==> flow/design.v <==
module pe_fc(
		input clk,
		input rst_n,
		input signed [7:0] data_i,
		input signed [7:0] weight_i,
		input signed [15:0] bias_i,
		input en,
		input bias_en,
		input flush,
		output reg signed [31:0] data_o
);
reg signed [15:0] mul;
reg signed [15:0] add;    
always @(posedge clk or negedge rst_n) begin
	if (!rst_n)
		mul <= 0;
	else 
		mul <= data_i * weight_i;
end
always @(*) begin
	if (en)
		add = mul;
	else if (bias_en)
		add = bias_i;
	else
		add = 0;
end
always @(posedge clk or negedge rst_n) begin
	if (!rst_n)
		data_o <= 0;
	else if (flush)
		data_o <= mul;
	else 
		data_o <= data_o + add;
end
endmodule
module fc_top(
	input wire clk,
	input wire rst_n,
	input wire valid_i,
	input wire [9*8-1:0] data_in,
	input wire [9*8-1:0] weight1,
	input wire [9*8-1:0] weight2,
	input wire [31:0] bias,
	output reg valid_o,
	output reg [7:0] data1_o,
	output reg [7:0] data2_o
);
parameter M0 = 4'd11;  
parameter n = 15;  
reg [9*8-1:0] weight1_inst;
reg [9*8-1:0] weight2_inst;
reg [32-1:0]  bias_inst;
wire signed [7:0] input_div [8:0];
wire signed [7:0] weight1_div [8:0];
wire signed [7:0] weight2_div [8:0];
wire signed [15:0] bias1;
wire signed [15:0] bias2;
reg       fc_en;
reg [3:0] cnt;
reg [5:0] num_cnt;
reg pe_en;
reg bias_en;
reg flush;
reg signed [7:0] pe_data;
reg signed [7:0] pe_weight1;
reg signed [7:0] pe_weight2;
wire signed [31:0] data_o_1,data_o_2;
reg signed [35:0] data_big_1, data_big_2;
genvar input_allo;
generate for (input_allo=0; input_allo<9; input_allo=input_allo+1)
	begin: INPUT_ALLOCATION
		assign input_div[input_allo] = data_in[(input_allo+1)*8 -1-:8];	
	end
endgenerate
genvar weight_allo;
generate for (weight_allo=0; weight_allo<9; weight_allo=weight_allo+1)
	begin: WEIGHT_ALLOCATION
		assign weight1_div[weight_allo] = weight1_inst[(weight_allo+1)*8 -1-:8];	
		assign weight2_div[weight_allo] = weight2_inst[(weight_allo+1)*8 -1-:8];	
	end
endgenerate
assign bias1 = bias_inst[15:0];
assign bias2 = bias_inst[31:16];
always @(posedge clk or negedge rst_n) begin
	if (!rst_n)
		weight1_inst <= 0;
	else if (valid_i)
		weight1_inst <= weight1;
end
always @(posedge clk or negedge rst_n) begin
	if (!rst_n)
		weight2_inst <= 0;
	else if (valid_i)
		weight2_inst <= weight2;
end
always @(posedge clk or negedge rst_n) begin
	if (!rst_n)
		bias_inst <= 0;
	else if (valid_i)
		bias_inst <= bias;
end
always @(posedge clk or negedge rst_n) begin
	if (!rst_n)
		fc_en <= 1'b0;
	else if (valid_i)
		fc_en <= 1'b1;
	else if (cnt == 4'd11)
		fc_en <= 1'b0;
end
always @(posedge clk or negedge rst_n) begin
	if (!rst_n)
		cnt <= 0;
	else if (cnt == 4'd12)
		cnt <= 0;
	else if (valid_i | fc_en)
		cnt <= cnt + 1'b1;
end
always @(posedge clk or negedge rst_n) begin
	if (!rst_n)
		num_cnt <= 0;
	else if (num_cnt == 6'd32 && valid_i)
		num_cnt <= 6'd1;
	else if (valid_i)
		num_cnt <= num_cnt + 1'b1;
end
always @(posedge clk or negedge rst_n) begin
	if (!rst_n)
		pe_en <= 1'b0;
	else if ((cnt>= 5'd1) && (cnt<= 5'd9))
		pe_en <= 1'b1;
	else 
		pe_en <= 1'b0;
end
always @(posedge clk or negedge rst_n) begin
	if (!rst_n)
		bias_en <= 1'b0;
	else if ((cnt== 5'd10) && (num_cnt == 6'd1))
		bias_en <= 1'b1;
	else 
		bias_en <= 1'b0;
end
always @(posedge clk or negedge rst_n) begin
	if (!rst_n)
		flush <= 1'b0;
	else if ((cnt== 5'd1) && (num_cnt == 6'd1))
		flush <= 1'b1;
	else 
		flush <= 1'b0;
end
always @(*) begin
	if ((cnt>= 5'd1) && (cnt<= 5'd9))
		pe_data = input_div[cnt-1];
	else
		pe_data = 0;
end
always @(*) begin
	if ((cnt>= 5'd1) && (cnt<= 5'd9))
		pe_weight1 = weight1_div[cnt-1];
	else
		pe_weight1 = 0;
end
always @(*) begin
	if ((cnt>= 5'd1) && (cnt<= 5'd9))
		pe_weight2 = weight2_div[cnt-1];
	else
		pe_weight2 = 0;
end
pe_fc u_pe_fc1(
	.clk(clk),
	.rst_n(rst_n),
	.data_i(pe_data),
	.weight_i(pe_weight1),
	.bias_i(bias1),
	.en(pe_en),
	.bias_en(bias_en),
	.flush(flush),
	.data_o(data_o_1)
);
pe_fc u_pe_fc2(
	.clk(clk),
	.rst_n(rst_n),
	.data_i(pe_data),
	.weight_i(pe_weight2),
	.bias_i(bias2),
	.en(pe_en),
	.bias_en(bias_en),
	.flush(flush),
	.data_o(data_o_2)
);
always @(posedge clk or negedge rst_n) begin
	if (!rst_n)
		data_big_1 <= 0;
	else
		data_big_1 <= data_o_1 * $signed({1'b0, M0});
end
always @(posedge clk or negedge rst_n) begin
	if (!rst_n)
		data_big_2 <= 0;
	else
		data_big_2 <= data_o_2 * $signed({1'b0, M0});
end
always@(posedge clk or negedge rst_n) begin  
	if(!rst_n)
		data1_o <= 0;
	else if((cnt== 5'd12) && (num_cnt == 6'd32)) begin
		if (data_big_1[35])
			data1_o <= (&data_big_1[35:22])?data_big_1[22:15]:8'h80;
		else 
			data1_o <= data_big_1[35:22]?8'h7f:data_big_1[22:15];
	end
end
always@(posedge clk or negedge rst_n) begin  
	if(!rst_n)
		data2_o <= 0;
	else if((cnt== 5'd12) && (num_cnt == 6'd32)) begin
		if (data_big_2[35])
			data2_o <= (&data_big_2[35:22])?data_big_2[22:15]:8'h80;
		else 
			data2_o <= data_big_2[35:22]?8'h7f:data_big_2[22:15];
	end
end
always@(posedge clk or negedge rst_n) begin
	if(!rst_n)
		valid_o <= 1'b0;
	else if (valid_o)
		valid_o <= 1'b0;
	else if ((cnt== 5'd12) && (num_cnt == 6'd32))
		valid_o <= 1'b1;
end
endmodule 
Step by step through the tools: fc_top
Tool output for the design above, in the order of the flow.
Lines are those of the file above, counted from 1.
Operators carry their Yosys type and port widths (W data, S select, Z words).
Library cell names are shortened.
The mark - stands for no value.

set-up
  design top = fc_top
  clock input = clk
  cell library = sky130hd
  library corner = tt_025C_1v80

After elaboration
Yosys after proc, flatten, opt, wreduce and memory -nomap, before mapping. Print and check cells are not counted. Equal cells are merged and count once.

bit counts
  bits in registers = 375
  elaborated cells = 86

cells by class
  add/sub/neg operators = 5
  $mul = 4
  order comparisons = 2
  equality and inequality tests = 14
  muxes and demuxes = 29
  bitwise logic cells = 1
  reduce/logical cells = 13

operators by type and width
  cell                     number
  $mul A32 B5 Y36 const B  2
  $mul A8 B8 Y16           2
  $pmux W8 S9              3
  $mux W8                  9
  $add A32 B16 Y32         2
  $mux W32                 2
  $mux W16                 4
  $reduce_and A14 Y1       2
  $reduce_bool A14 Y1      2
  $eq A4 B3 Y1 const B     4
  $eq A4 B4 Y1 const B     4
  $mux W6                  2
  $eq A4 B1 Y1 const B     2
  $eq A4 B2 Y1 const B     2
  $mux W4                  2
  $mux W1                  7
  $reduce_bool A2 Y1       3
  $add A6 B1 Y6 const B    1
  $eq A6 B1 Y1 const B     1
  $eq A6 B6 Y1 const B     1
  $logic_and A1 B1 Y1      5
  $add A4 B1 Y4 const B    1
  $sub A4 B1 Y4 const B    1
  $ge A4 B1 Y1 const B     1
  $le A4 B4 Y1 const B     1
  $logic_not A4 Y1         1
  $or A1 B1 Y1             1

Depth
Yosys ltp: most cells in a row. Word level: on the elaborated netlist, between registers, memories and ports. Mapped: between sequential cells and ports; inverters and the memories' decode and read muxes count.

depth
  word-level depth = 5
  ABC_AREA = 0
  mapped depth = 30
  depth with buffers taken out = 27

Synthesis result
The flow's flattened synthesis, as Yosys stat reports it; memories are mapped. The netlist is that of the ABC_AREA named above (0 if unset); the other value can give another one.

synthesis totals
  standard cells after synthesis = 2922
  synthesis area = 28112.0 sq um
  area of sequential cells = 8633.3 sq um
  mapped flip-flops = 345

cells by type
  cell      number  total area (sq um)
  dfrtp_1   345     8633.28
  fa_1      169     3.38E+03
  ha_1      258     3.23E+03
  mux2_2    187     2105.77
  inv_1     487     1.83E+03
  xnor2_1   95      832.048
  o21ai_0   153     765.734
  a21oi_1   126     630.605
  nand2_1   150     563.04
  nor2_1    143     536.765
  a21o_1    61      457.939
  a22o_1    49      429.162
  xor2_1    37      324.061
  a22oi_1   40      300.288
  clkbuf_1  74      277.766
  nand3_1   51      255.245
  a222oi_1  24      240.23
  nand4_1   35      218.96

Other cell types: 59; their cells: 438.
By module: a second synthesis without flattening, with its own total; a netlist apart from the flattened one above.

unflattened totals
  cell total of the unflattened synthesis = 2831
  area total of the unflattened synthesis = 27769.1 sq um

Rows give one instance, submodules left out.

by module
  module  instances  cells  area (sq um)
  fc_top  1          1553   16248.1
  pe_fc   2          639    5760.5

Timing after synthesis
Path of least setup slack by OpenSTA after synthesis, without wires, with an ideal clock, recovery checks aside; 20% of the period is set as input and as output delay. Where synthesis merged equal registers, the netlist keeps one of their names.

timing path after synthesis
  path kind = input to register
  start point = in data_in[39]
  end point = reg u_pe_fc1.mul[14]
  clock period = 8.0 ns
  input delay = 1.600 ns
  library setup time = 0.116 ns
  time at the first pin = 1.600 ns
  arrival = 6.485 ns
  data required time = 7.884 ns
  path slack = 1.400 ns
  delay of the path = 5.001 ns
  driving pins on the path = 23
  buffers on the path = 1
  synthesis period reached = 6.6 ns

"delay of the path" is the arrival time less input delay plus setup time.
"driving pins on the path" counts driving pins, that of a launching flip-flop among them; a cell with two outputs on the path counts twice.
"synthesis period reached" = period - worst setup slack (recovery checks aside). The figure is calculated, with input and output delays left at 20% of the set period.
The rows between start and end are the longest chain of elaborated cells between them; the timing report does not say that the signal goes this way. Where chains are equally long, one stands for them.
A line is the first line of the expression or statement that the cell stems from. Yosys adds cells for indexed reads and writes and turns some case tables into memories.

between the ends, after synthesis
  path through = a222oi_1 > nand2_1 > a32oi_1 > nand4_1 > nand2_1 > clkbuf_1 > nor2_1 > fa_1 > inv_1 > fa_1 > inv_1 > fa_1 > inv_1 > fa_1 > inv_1 > ha_1 > o21ai_0 > a21boi_0 > o21ai_0 > a21boi_0 > o21ai_0 > nor2b_1 > o311ai_0
  cells in the longest elaborated chain = 3
  elaborated cells between the ends (all ways) = 3
  RTL lines with such cells = 3

RTL lines, path after synthesis
  element             RTL line  source
  start: declaration  41        input wire [9*8-1:0] data_in,
  $pmux W8 S9         153       pe_data = input_div[cnt-1];
  $mux W8             152       if ((cnt>= 5'd1) && (cnt<= 5'd9))
  $mul A8 B8 Y16      18        mul <= data_i * weight_i;
  end: assignment     16        mul <= 0;
  end: assignment     18
  end: declaration    12        reg signed [15:0] mul;

Worst path after layout
Path of least setup slack in the final report of entry A (OpenROAD, finished layout, wires in). Where an end is a register, its clock arrival counts in the times.

timing path after layout
  path kind = register to register
  start point = reg cnt[1]
  end point = reg u_pe_fc1.mul[14]
  clock period = 7.57 ns
  library setup time = 0.10 ns
  time at the first pin = 0.59 ns
  arrival = 6.61 ns
  data required time = 8.05 ns
  path slack = 1.44 ns
  driving pins on the path = 28
  buffers on the path = 6

The rows between start and end are the longest chain of elaborated cells between them; the timing report does not say that the signal goes this way. Where chains are equally long, one stands for them.
At most two assigning lines are given for a register; there are more.

between the ends, after layout
  path through = dfrtp_2 > buf_4 > buf_4 > ha_1 > nor3_4 > a2bb2oi_4 > buf_8 > buf_4 > buf_4 > a32oi_1 > and3_1 > buf_6 > or3_4 > fa_1 > fa_1 > inv_1 > fa_1 > inv_1 > fa_1 > inv_2 > ha_4 > o21ai_2 > a21boi_2 > o21ai_2 > a21boi_2 > o21ai_2 > nor2b_4 > o311ai_2
  cells in the longest elaborated chain = 5
  elaborated cells between the ends (all ways) = 18

RTL lines, path after layout
  element             RTL line  source
  start: declaration  60        reg [3:0] cnt;
  start: assignment   113       cnt <= 0;
  start: assignment   117       cnt <= cnt + 1'b1;
  $sub A4 B1 Y4       153       pe_data = input_div[cnt-1];
  $eq A4 B4 Y1        153
  $pmux W8 S9         153
  $mux W8             152       if ((cnt>= 5'd1) && (cnt<= 5'd9))
  $mul A8 B8 Y16      18        mul <= data_i * weight_i;
  end: assignment     16        mul <= 0;
  end: assignment     18
  end: declaration    12        reg signed [15:0] mul;

Measured data: module fc_top, platform sky130hd, 4 stored runs of the flow under differing settings, order arbitrary. Input and output delays are each 20% of the period that was set; the output load is 0.01 pF.
"achieved clock period (ns)" is the run's clock period less its worst setup slack. It is reckoned from that one timing run; input and output delays stay at 20% of the period that was set.
By "worst setup path time (ns)" is meant the share of the clock period that the worst setup path is allowed (20% is reserved at inputs, 20% at outputs), minus its slack. Clock arrival times at its registers enter into it.

settings of entry A
{
  "CORE_UTILIZATION": 40,
  "PLACE_DENSITY": 0.6,
  "SETUP_SLACK_MARGIN": 1.46,
  "period_ns": 7.57,
  "CAP_MARGIN": 20,
  "CORE_MARGIN": 2,
  "SLEW_MARGIN": 20
}
report of entry A
yosys chip area after synthesis (um^2): 28112.0
finish__design__die__area: 72417.5
finish__design__instance__area__stdcell: 35355.2
finish__design__instance__utilization: 0.5066
finish__timing__setup__ws: 1.443
finish__timing__setup__tns: 0.000
finish__timing__hold__ws: 0.428
achieved clock period (ns): 6.127
worst setup path time (ns): 6.13
worst setup path kind: register to register

settings of entry B
{
  "CAP_MARGIN": 0,
  "CELL_PAD_IN_SITES_GLOBAL_PLACEMENT": 1,
  "CORE_MARGIN": 9,
  "CORE_UTILIZATION": 40,
  "CTS_CLUSTER_DIAMETER": 314,
  "PLACE_DENSITY": 0.6,
  "period_ns": 8.0,
  "SLEW_MARGIN": 20
}
report of entry B
yosys chip area after synthesis (um^2): 28112.0
finish__design__die__area: 80148.4
finish__design__instance__area__stdcell: 33389.5
finish__design__instance__utilization: 0.4834
finish__timing__setup__ws: 0.660
finish__timing__setup__tns: 0.000
finish__timing__hold__ws: 0.425
achieved clock period (ns): 7.340
worst setup path time (ns): 7.34
worst setup path kind: register to register

settings of entry C
{
  "CAP_MARGIN": 0,
  "CELL_PAD_IN_SITES_DETAIL_PLACEMENT": 0,
  "CORE_ASPECT_RATIO": 0.87,
  "CORE_UTILIZATION": 63,
  "GPL_TIMING_DRIVEN": 0,
  "MAX_ROUTING_LAYER": "met4",
  "MIN_ROUTING_LAYER": "met1",
  "PLACE_DENSITY_LB_ADDON": 0.25,
  "period_ns": 4.89,
  "CORE_MARGIN": 2,
  "SLEW_MARGIN": 20
}
report of entry C
yosys chip area after synthesis (um^2): 28112.0
finish__design__die__area: 46331.4
finish__design__instance__area__stdcell: 35646.7
finish__design__instance__utilization: 0.8059
finish__timing__setup__ws: -1.479
finish__timing__setup__tns: -23.600
finish__timing__hold__ws: 0.383
achieved clock period (ns): 6.369
worst setup path time (ns): 6.37
worst setup path kind: register to register

settings of entry D
{
  "CAP_MARGIN": 20,
  "CELL_PAD_IN_SITES_GLOBAL_PLACEMENT": 1,
  "CORE_MARGIN": 3,
  "CORE_UTILIZATION": 49,
  "CTS_CLUSTER_DIAMETER": 252,
  "CTS_CLUSTER_SIZE": 57,
  "GPL_ROUTABILITY_DRIVEN": 0,
  "PLACE_DENSITY_LB_ADDON": 0.08,
  "SLEW_MARGIN": 0,
  "period_ns": 8.2
}
report of entry D
yosys chip area after synthesis (um^2): 28112.0
finish__design__die__area: 60282.5
finish__design__instance__area__stdcell: 31848.0
finish__design__instance__utilization: 0.5626
finish__timing__setup__ws: 0.709
finish__timing__setup__tns: 0.000
finish__timing__hold__ws: 0.441
achieved clock period (ns): 7.491
worst setup path time (ns): 7.49
worst setup path kind: register to register
